==> flow/design.v <==
module uart_rx#(
	parameter CLK_FRE 	= 50,
	parameter UART_RATE = 115200
	) (
	input 				clk,    
	input 				rst_n,
	output 	 			recv_en,	
	output reg 	[ 7:0] 	recv_data,	
	input 				rx_pin 
);
parameter  RATE_CNT = (CLK_FRE * 1000_000 / UART_RATE) - 1;
reg [10:0] clk_cnt;
localparam WAIT = 2'd0, START = 2'd1, RECV = 2'd2, STOP = 2'd3;
reg [1:0] state;
assign recv_en = clk_cnt == RATE_CNT * 3 / 2;
reg [ 7:0] recv_data_r;
reg [ 2:0] recv_cnt;
always@(posedge clk)
	if(!rst_n)begin
		state 		<= WAIT;
		clk_cnt 	<= 0;
		recv_data 	<= 0;
	end
	else
	case(state)
		WAIT:
			if(!rx_pin)begin 
				recv_cnt <= 'd0;
				state <= START;
			end
		START:begin 
			if(clk_cnt == RATE_CNT / 2)begin 
				clk_cnt <= 0;
				state <= RECV;
			end
			else
				clk_cnt <= clk_cnt + 1;
		end
		RECV:begin 
			if(clk_cnt == RATE_CNT)begin 
				clk_cnt <= 0;
				recv_data_r[recv_cnt] <= rx_pin;
				recv_cnt <= recv_cnt + 1;
				state <= (recv_cnt == 7 )?STOP : RECV ;
			end
			else
				clk_cnt <= clk_cnt + 1;
		end
		STOP:begin 
			recv_data <= recv_data_r;
			if(clk_cnt == RATE_CNT * 3 / 2)begin 
				clk_cnt <= 0;
				state <= WAIT;
			end
			else 
				clk_cnt <= clk_cnt + 1;
		end
	endcase
endmodule
module uart_tx#(
	parameter CLK_FRE 	= 50,
	parameter UART_RATE = 115200
	) (
	input 				clk,    
	input 				rst_n,
	input 				send_en ,	
	output 	 			send_busy ,	
	input 		[ 7:0] 	send_data ,	
	output reg 			tx_pin
);
parameter  RATE_CNT = (CLK_FRE * 1000_000 / UART_RATE) - 1;
reg [10:0] clk_cnt;
localparam WAIT = 2'd0, START = 2'd1, SEND = 2'd2, STOP = 2'd3;
reg [1:0] state;
assign send_busy = state != WAIT;
reg [ 7:0] send_data_r;
reg [ 2:0] send_cnt;
always@(posedge clk)
	if(!rst_n)begin
		state 	<= WAIT;
		clk_cnt <= 0;
		tx_pin 	<= 1;
	end
	else
	case(state)
		WAIT:
			if(send_en)begin 
				send_data_r <= send_data;
				send_cnt <= 'd0;
				state <= START;
			end
		START:begin 
			tx_pin <= 0;
			if(clk_cnt == RATE_CNT)begin 
				clk_cnt <= 0;
				state <= SEND;
			end
			else
				clk_cnt <= clk_cnt + 1;
		end
		SEND:begin 
			tx_pin <= send_data_r[send_cnt];
			if(clk_cnt == RATE_CNT)begin 
				clk_cnt <= 0;
				send_cnt <= send_cnt + 1;
				state <= (send_cnt == 7 )?STOP : SEND ;
			end
			else
				clk_cnt <= clk_cnt + 1;
		end
		STOP:begin 
			tx_pin <= 1;
			if(clk_cnt == RATE_CNT)begin 
				clk_cnt <= 0;
				state <= WAIT;
			end
			else
				clk_cnt <= clk_cnt + 1;
		end
	endcase
endmodule
module uart_top (
	input 		clk,    
	input 		rst_n,
	input 		uart_rx,
	output		uart_tx
);
parameter CLK_FRE 		= 50;
parameter UART_RATE 	= 115200;
localparam SEND = 2'd0, WAIT = 2'd1;
reg [1:0] state;
reg  [31:0] wait_cnt;
reg  [ 7:0] send_cnt;
reg  [ 7:0] send_data;
reg  	    send_en;
wire [ 7:0] recv_data;
wire 		recv_en;
wire 		send_busy;
parameter 	ENG_NUM  = 9; 
parameter 	CHE_NUM  = 2; 
parameter 	DATA_NUM = CHE_NUM * 3 + ENG_NUM;  
wire [ DATA_NUM * 8 - 1:0] char_data = {8'hE4,8'hBD,8'hA0,8'hE5,8'hA5,8'hBD,"  World","\r\n"};
wire [ 7:0] char_byte = (send_cnt < DATA_NUM) ? char_data[ (DATA_NUM - 1 - send_cnt) * 8 +: 8] : 8'h00;
always@(posedge clk)
	if(!rst_n)begin
		state 		<= SEND;
		wait_cnt 	<= 0;
		send_cnt 	<= 0;
		send_en 	<= 'b0;
	end
	else
	case(state)
		SEND:begin  
			if(send_cnt == DATA_NUM + 1)begin 
				send_en 	<= 'b0;
				send_cnt 	<=  0;
				state 		<= WAIT;
			end
			else if(!send_busy)begin
				send_en 	<= 'b1;
				send_data 	<= char_byte;
				send_cnt 	<= send_cnt + 1;
			end
		end
		WAIT: 
			if(wait_cnt == CLK_FRE * 1000_000)begin 
				wait_cnt <= 0;
				state <= SEND;
			end
			else begin
				send_en <= recv_en;
				send_data <= recv_data;
				wait_cnt <= wait_cnt + 1;
			end
	endcase
uart_tx #(
	.CLK_FRE 	(CLK_FRE 	),
	.UART_RATE 	(UART_RATE 	)
	)uart_tx_m0(
	.clk 		(clk 		),
	.rst_n 		(rst_n 		),
	.send_en 	(send_en 	),
	.send_busy 	(send_busy 	),
	.send_data 	(send_data 	),
	.tx_pin 	(uart_tx 	)
	);
uart_rx #(
	.CLK_FRE 	(CLK_FRE 	),
	.UART_RATE 	(UART_RATE 	)
	)uart_rx_m0(
	.clk 		(clk 		),
	.rst_n 		(rst_n 		),
	.recv_en 	(recv_en 	),
	.recv_data 	(recv_data 	),
	.rx_pin 	(uart_rx 	)
	);
endmodule
[Tool chain data of uart_top]
Tool output for the design above, in the order of the flow.
Line numbers count from 1 in the design file above.
Cell names lack the library's common part.
Not given: -
Inputs
  design top: uart_top
  clock port: clk
  library: sky130hd
  library corner: tt_025C_1v80

[After elaboration]
Counts by Yosys on the flattened word-level netlist (proc, flatten, opt, wreduce; memories kept). Register bits leave out memories and registers merged into their read ports (data or address). Print and check cells are left out.
Cells by class
  $add $sub $neg: 8
  magnitude comparators: 1
  equal/unequal tests: 30
  shift-type cells: 4
  multiplexer cells: 42
  bitwise operators: 4
  reductions and logical operators: 23
Operators by type and width (count)
  120-bit by 12-bit indexed select with 8-bit output with constant A: 1
  8-bit two-way mux: 8
  11-bit two-way mux: 5
  11-bit parallel mux with 3-bit select: 1
  32-bit by 1-bit adder with 32-bit output with constant B: 1
  32-bit by 26-bit == test with 1-bit output with constant B: 1
  32-bit two-way mux: 1
  11-bit by 1-bit adder with 11-bit output with constant B: 2
  11-bit by 9-bit == test with 1-bit output with constant B: 2
  2-bit two-way mux: 10
  2-bit != test with constant B: 8
  8-bit parallel mux with 2-bit select: 1
  2-bit parallel mux with 4-bit select: 2
  5-bit AND reduction: 3
  2-bit by 1-bit != test with 1-bit output with constant B: 6
  3-bit AND reduction: 4
  3-bit parallel mux with 2-bit select: 2
  3-bit two-way mux: 4
  11-bit by 10-bit == test with 1-bit output with constant B: 1
  11-bit by 8-bit == test with 1-bit output with constant B: 1
  4-bit by 8-bit subtractor with 9-bit output with constant A: 1
  1-bit by 4-bit variable shift with 8-bit output: 1
  1-bit by 4-bit variable shift with 8-bit output with constant A: 1
  2-bit == test with constant B: 4
  2-bit nonzero test: 4
  4-bit AND reduction: 2
  4-bit nonzero test: 2
  8-bit by 1-bit adder with 8-bit output with constant B: 1
Not listed: further kinds 20, cells in them 32.
Word-level totals
  flip-flop bits (word level): 108
  bits of input ports: 3
  output and inout port bits: 1
  elaborated cells: 127

[Longest topological paths]
Longest topological path by Yosys (ltp), each cell counted once; first at word level (registers and memories cut), then after technology mapping (sequential cells cut; the memories' decode and read muxes count).
Depth
  word-level depth: 7
  ABC_AREA: 1
  gate-level depth with buffers: 12
  depth with buffers taken out: 11

[Mapped cells and area]
Yosys stat after the flow's synthesis: flattened, memories mapped to cells. It holds for the ABC_AREA given above (unset counts as 0); a run with the other value may have another netlist.
The area totals of this step are shown rounded.
Synthesis totals
  mapped cells: 774
  mapped area: 5970 um^2
  sequential area: 2500 um^2
  mapped flip-flops: 110
  buffers: 10
Cells by type
  dfxtp_1: count 80, area in all 1.6E+03 um^2
  edfxtp_1: count 30, area in all 900.864 um^2
  nand2_1: count 146, area in all 548.026 um^2
  nor2_1: count 117, area in all 439.171 um^2
  inv_1: count 86, area in all 322.81 um^2
  ha_1: count 22, area in all 275.264 um^2
  nand3_1: count 49, area in all 245.235 um^2
  o21ai_0: count 43, area in all 215.206 um^2
  xor2_1: count 21, area in all 183.926 um^2
  a21oi_1: count 24, area in all 120.115 um^2
  nand4_1: count 16, area in all 100.096 um^2
  nor2_2: count 16, area in all 100.096 um^2
  nor3_1: count 20, area in all 100.096 um^2
  nor3_2: count 9, area in all 90.086 um^2
  nand2_2: count 9, area in all 56.304 um^2
  xnor2_1: count 6, area in all 52.55 um^2
  nand4_2: count 4, area in all 50.048 um^2
  nor2_4: count 4, area in all 45.043 um^2
Not listed: further types 32, cells in them 72.

[Timing after synthesis]
Path of least setup slack by OpenSTA after synthesis, without wires, with an ideal clock, recovery checks aside; 20% of the period is set as input and as output delay. Where synthesis merged equal registers, the netlist keeps one of their names.
Timing path post-synthesis
  path type: in2reg
  start: in rst_n
  end: reg uart_rx_m0.recv_data_r[0]
  clock period: 20.0 ns
  input delay: 4.000 ns
  setup time: 0.383 ns
  time at the first pin: 4.000 ns
  data arrival time: 4.922 ns
  required time: 19.617 ns
  slack: 14.695 ns
  delay of the path: 1.305 ns
  stages on the path: 3
  buffers on the path: 1
  period reached after synthesis: 5.305 ns
"delay of the path" is the arrival time less input delay plus setup time.
"stages on the path": output pins that drive a net of the path, with the launching flip-flop's if there is one; two outputs of one cell count as two.
"period reached after synthesis" = period - worst setup slack (recovery checks aside). The figure is calculated, with input and output delays left at 20% of the set period.
Between the ends stands the longest chain of elaborated cells between them, by number of cells; it is not shown to be the way that was timed. Of several equally long chains one is given.
A line is the first line of the expression or statement that the cell stems from. Yosys adds cells for indexed reads and writes and turns some case tables into memories.
On the way, post-synthesis
  path through: inv_1 > clkbuf_1 > nor3_1
  cells in the longest elaborated chain: 1
  elaborated cells between the ends (all ways): 1
  source lines of those cells: 0
  classes of those cells: reduce/logical (1)
Ends and longest elaborated chain, post-synthesis
  start: declaration: RTL line 124  | input rst_n,
  3-bit AND reduction
  end: assignment: RTL line 42  | recv_data_r[recv_cnt] <= rx_pin;
  end: declaration: RTL line 16  | reg [ 7:0] recv_data_r;

[Timing after layout]
From the final timing report of run A: the path of least setup slack in the routed layout; clock arrival at registers is part of the times.
Timing path post-layout
  path type: reg2reg
  start: reg send_cnt[0]
  end: reg send_data[2]
  clock period: 3.5 ns
  setup time: 0.29 ns
  time at the first pin: 0.37 ns
  data arrival time: 2.82 ns
  required time: 3.57 ns
  slack: 0.75 ns
  stages on the path: 10
  buffers on the path: 2
Between the ends stands the longest chain of elaborated cells between them, by number of cells; it is not shown to be the way that was timed. Of several equally long chains one is given.
At most two assigning lines are given for a register; there are more.
Only ways into the end's enable, where the timed path ends, are counted here.
On the way, post-layout
  path through: dfxtp_1 > clkbuf_2 > inv_1 > ha_1 > inv_1 > nor3_2 > nand3_1 > nor2_1 > nor3_1 > buf_2
  cells in the longest elaborated chain: 3
  elaborated cells between the ends (all ways): 3
  source lines of those cells: 1
  classes of those cells: eq/ne (2); reduce/logical (1)
Ends and longest elaborated chain, post-layout
  start: declaration: RTL line 133  | reg  [ 7:0] send_cnt;
  start: assignment: RTL line 148  | send_cnt <= 0;
  start: assignment: RTL line 162  | send_cnt <= send_cnt + 1;
  8-bit by 5-bit == test with 1-bit output: RTL line 154  | if(send_cnt == DATA_NUM + 1)begin
  2-bit != test
  5-bit AND reduction
  end: assignment: RTL line 161  | send_data <= char_byte;
  end: assignment: RTL line 172  | send_data <= recv_data;
  end: declaration: RTL line 134  | reg  [ 7:0] send_data;

Subject: uart_top on sky130hd, stored results

Hello all,

Measured data: module uart_top, platform sky130hd, 3 stored runs of the flow under differing settings, order arbitrary. Input and output delays are each 20% of the period that was set; the output load is 0.01 pF.
By "achieved clock period" is meant the clock period of the run minus its worst setup slack. This is arithmetic on one report: input and output delays are still those of the set period (20% each).
"worst setup path time" means the part of the period allowed to the worst setup path (the constraints hold back 20% at inputs and 20% at outputs) less its slack; where the path has registers, the arrival times of their clocks count too.
By "power" is meant OpenSTA's value without simulated activity: inputs other than the clock are taken to toggle once in ten clock periods, and the tool carries that through the logic.
Values from the reports are rounded here.
[run A] settings: ABC_AREA=1, CELL_PAD_IN_SITES_DETAIL_PLACEMENT=2, CORE_ASPECT_RATIO=0.66, CORE_UTILIZATION=40, CTS_CLUSTER_DIAMETER=272, GPL_TIMING_DRIVEN=0, MAX_ROUTING_LAYER=met4, SLEW_MARGIN=0, TNS_END_PERCENT=40, period_ns=3.5, CAP_MARGIN=20, CORE_MARGIN=2
[run A] result: chip area after synthesis (Yosys) 5970 um^2, die area 15900 um^2, standard-cell area of the final layout 6530 um^2, utilization 0.444, worst setup slack after layout 0.746 ns, total negative slack 0.000 ns, worst hold slack 0.421 ns, power 3690 µW, achieved clock period 2.754 ns, worst setup path time 2.75 ns, worst setup path kind reg2reg
[run B] settings: ABC_AREA=1, CORE_ASPECT_RATIO=0.71, CORE_UTILIZATION=40, CTS_CLUSTER_DIAMETER=272, GPL_TIMING_DRIVEN=0, TNS_END_PERCENT=40, period_ns=20.0, CAP_MARGIN=20, CORE_MARGIN=2, SLEW_MARGIN=20
[run B] result: chip area after synthesis (Yosys) 5970 um^2, die area 15900 um^2, standard-cell area of the final layout 6520 um^2, utilization 0.449, worst setup slack after layout 14.2 ns, total negative slack 0.000 ns, worst hold slack 0.415 ns, power 590 µW, achieved clock period 5.841 ns, worst setup path time 1.84 ns, worst setup path kind in2reg
[run C] settings: ABC_AREA=1, CELL_PAD_IN_SITES_DETAIL_PLACEMENT=2, CORE_ASPECT_RATIO=1.18, CORE_MARGIN=2, CORE_UTILIZATION=34, CTS_CLUSTER_DIAMETER=130, CTS_CLUSTER_SIZE=40, GPL_ROUTABILITY_DRIVEN=1, MIN_ROUTING_LAYER=met2, PLACE_DENSITY_LB_ADDON=0.06, SETUP_SLACK_MARGIN=0.82, SLEW_MARGIN=10, TNS_END_PERCENT=20, period_ns=6.52, CAP_MARGIN=20
[run C] result: chip area after synthesis (Yosys) 5970 um^2, die area 18600 um^2, standard-cell area of the final layout 6600 um^2, utilization 0.384, worst setup slack after layout 3.26 ns, total negative slack 0.000 ns, worst hold slack 0.422 ns, power 2020 µW, achieved clock period 3.258 ns, worst setup path time 1.95 ns, worst setup path kind in2reg

Thanks
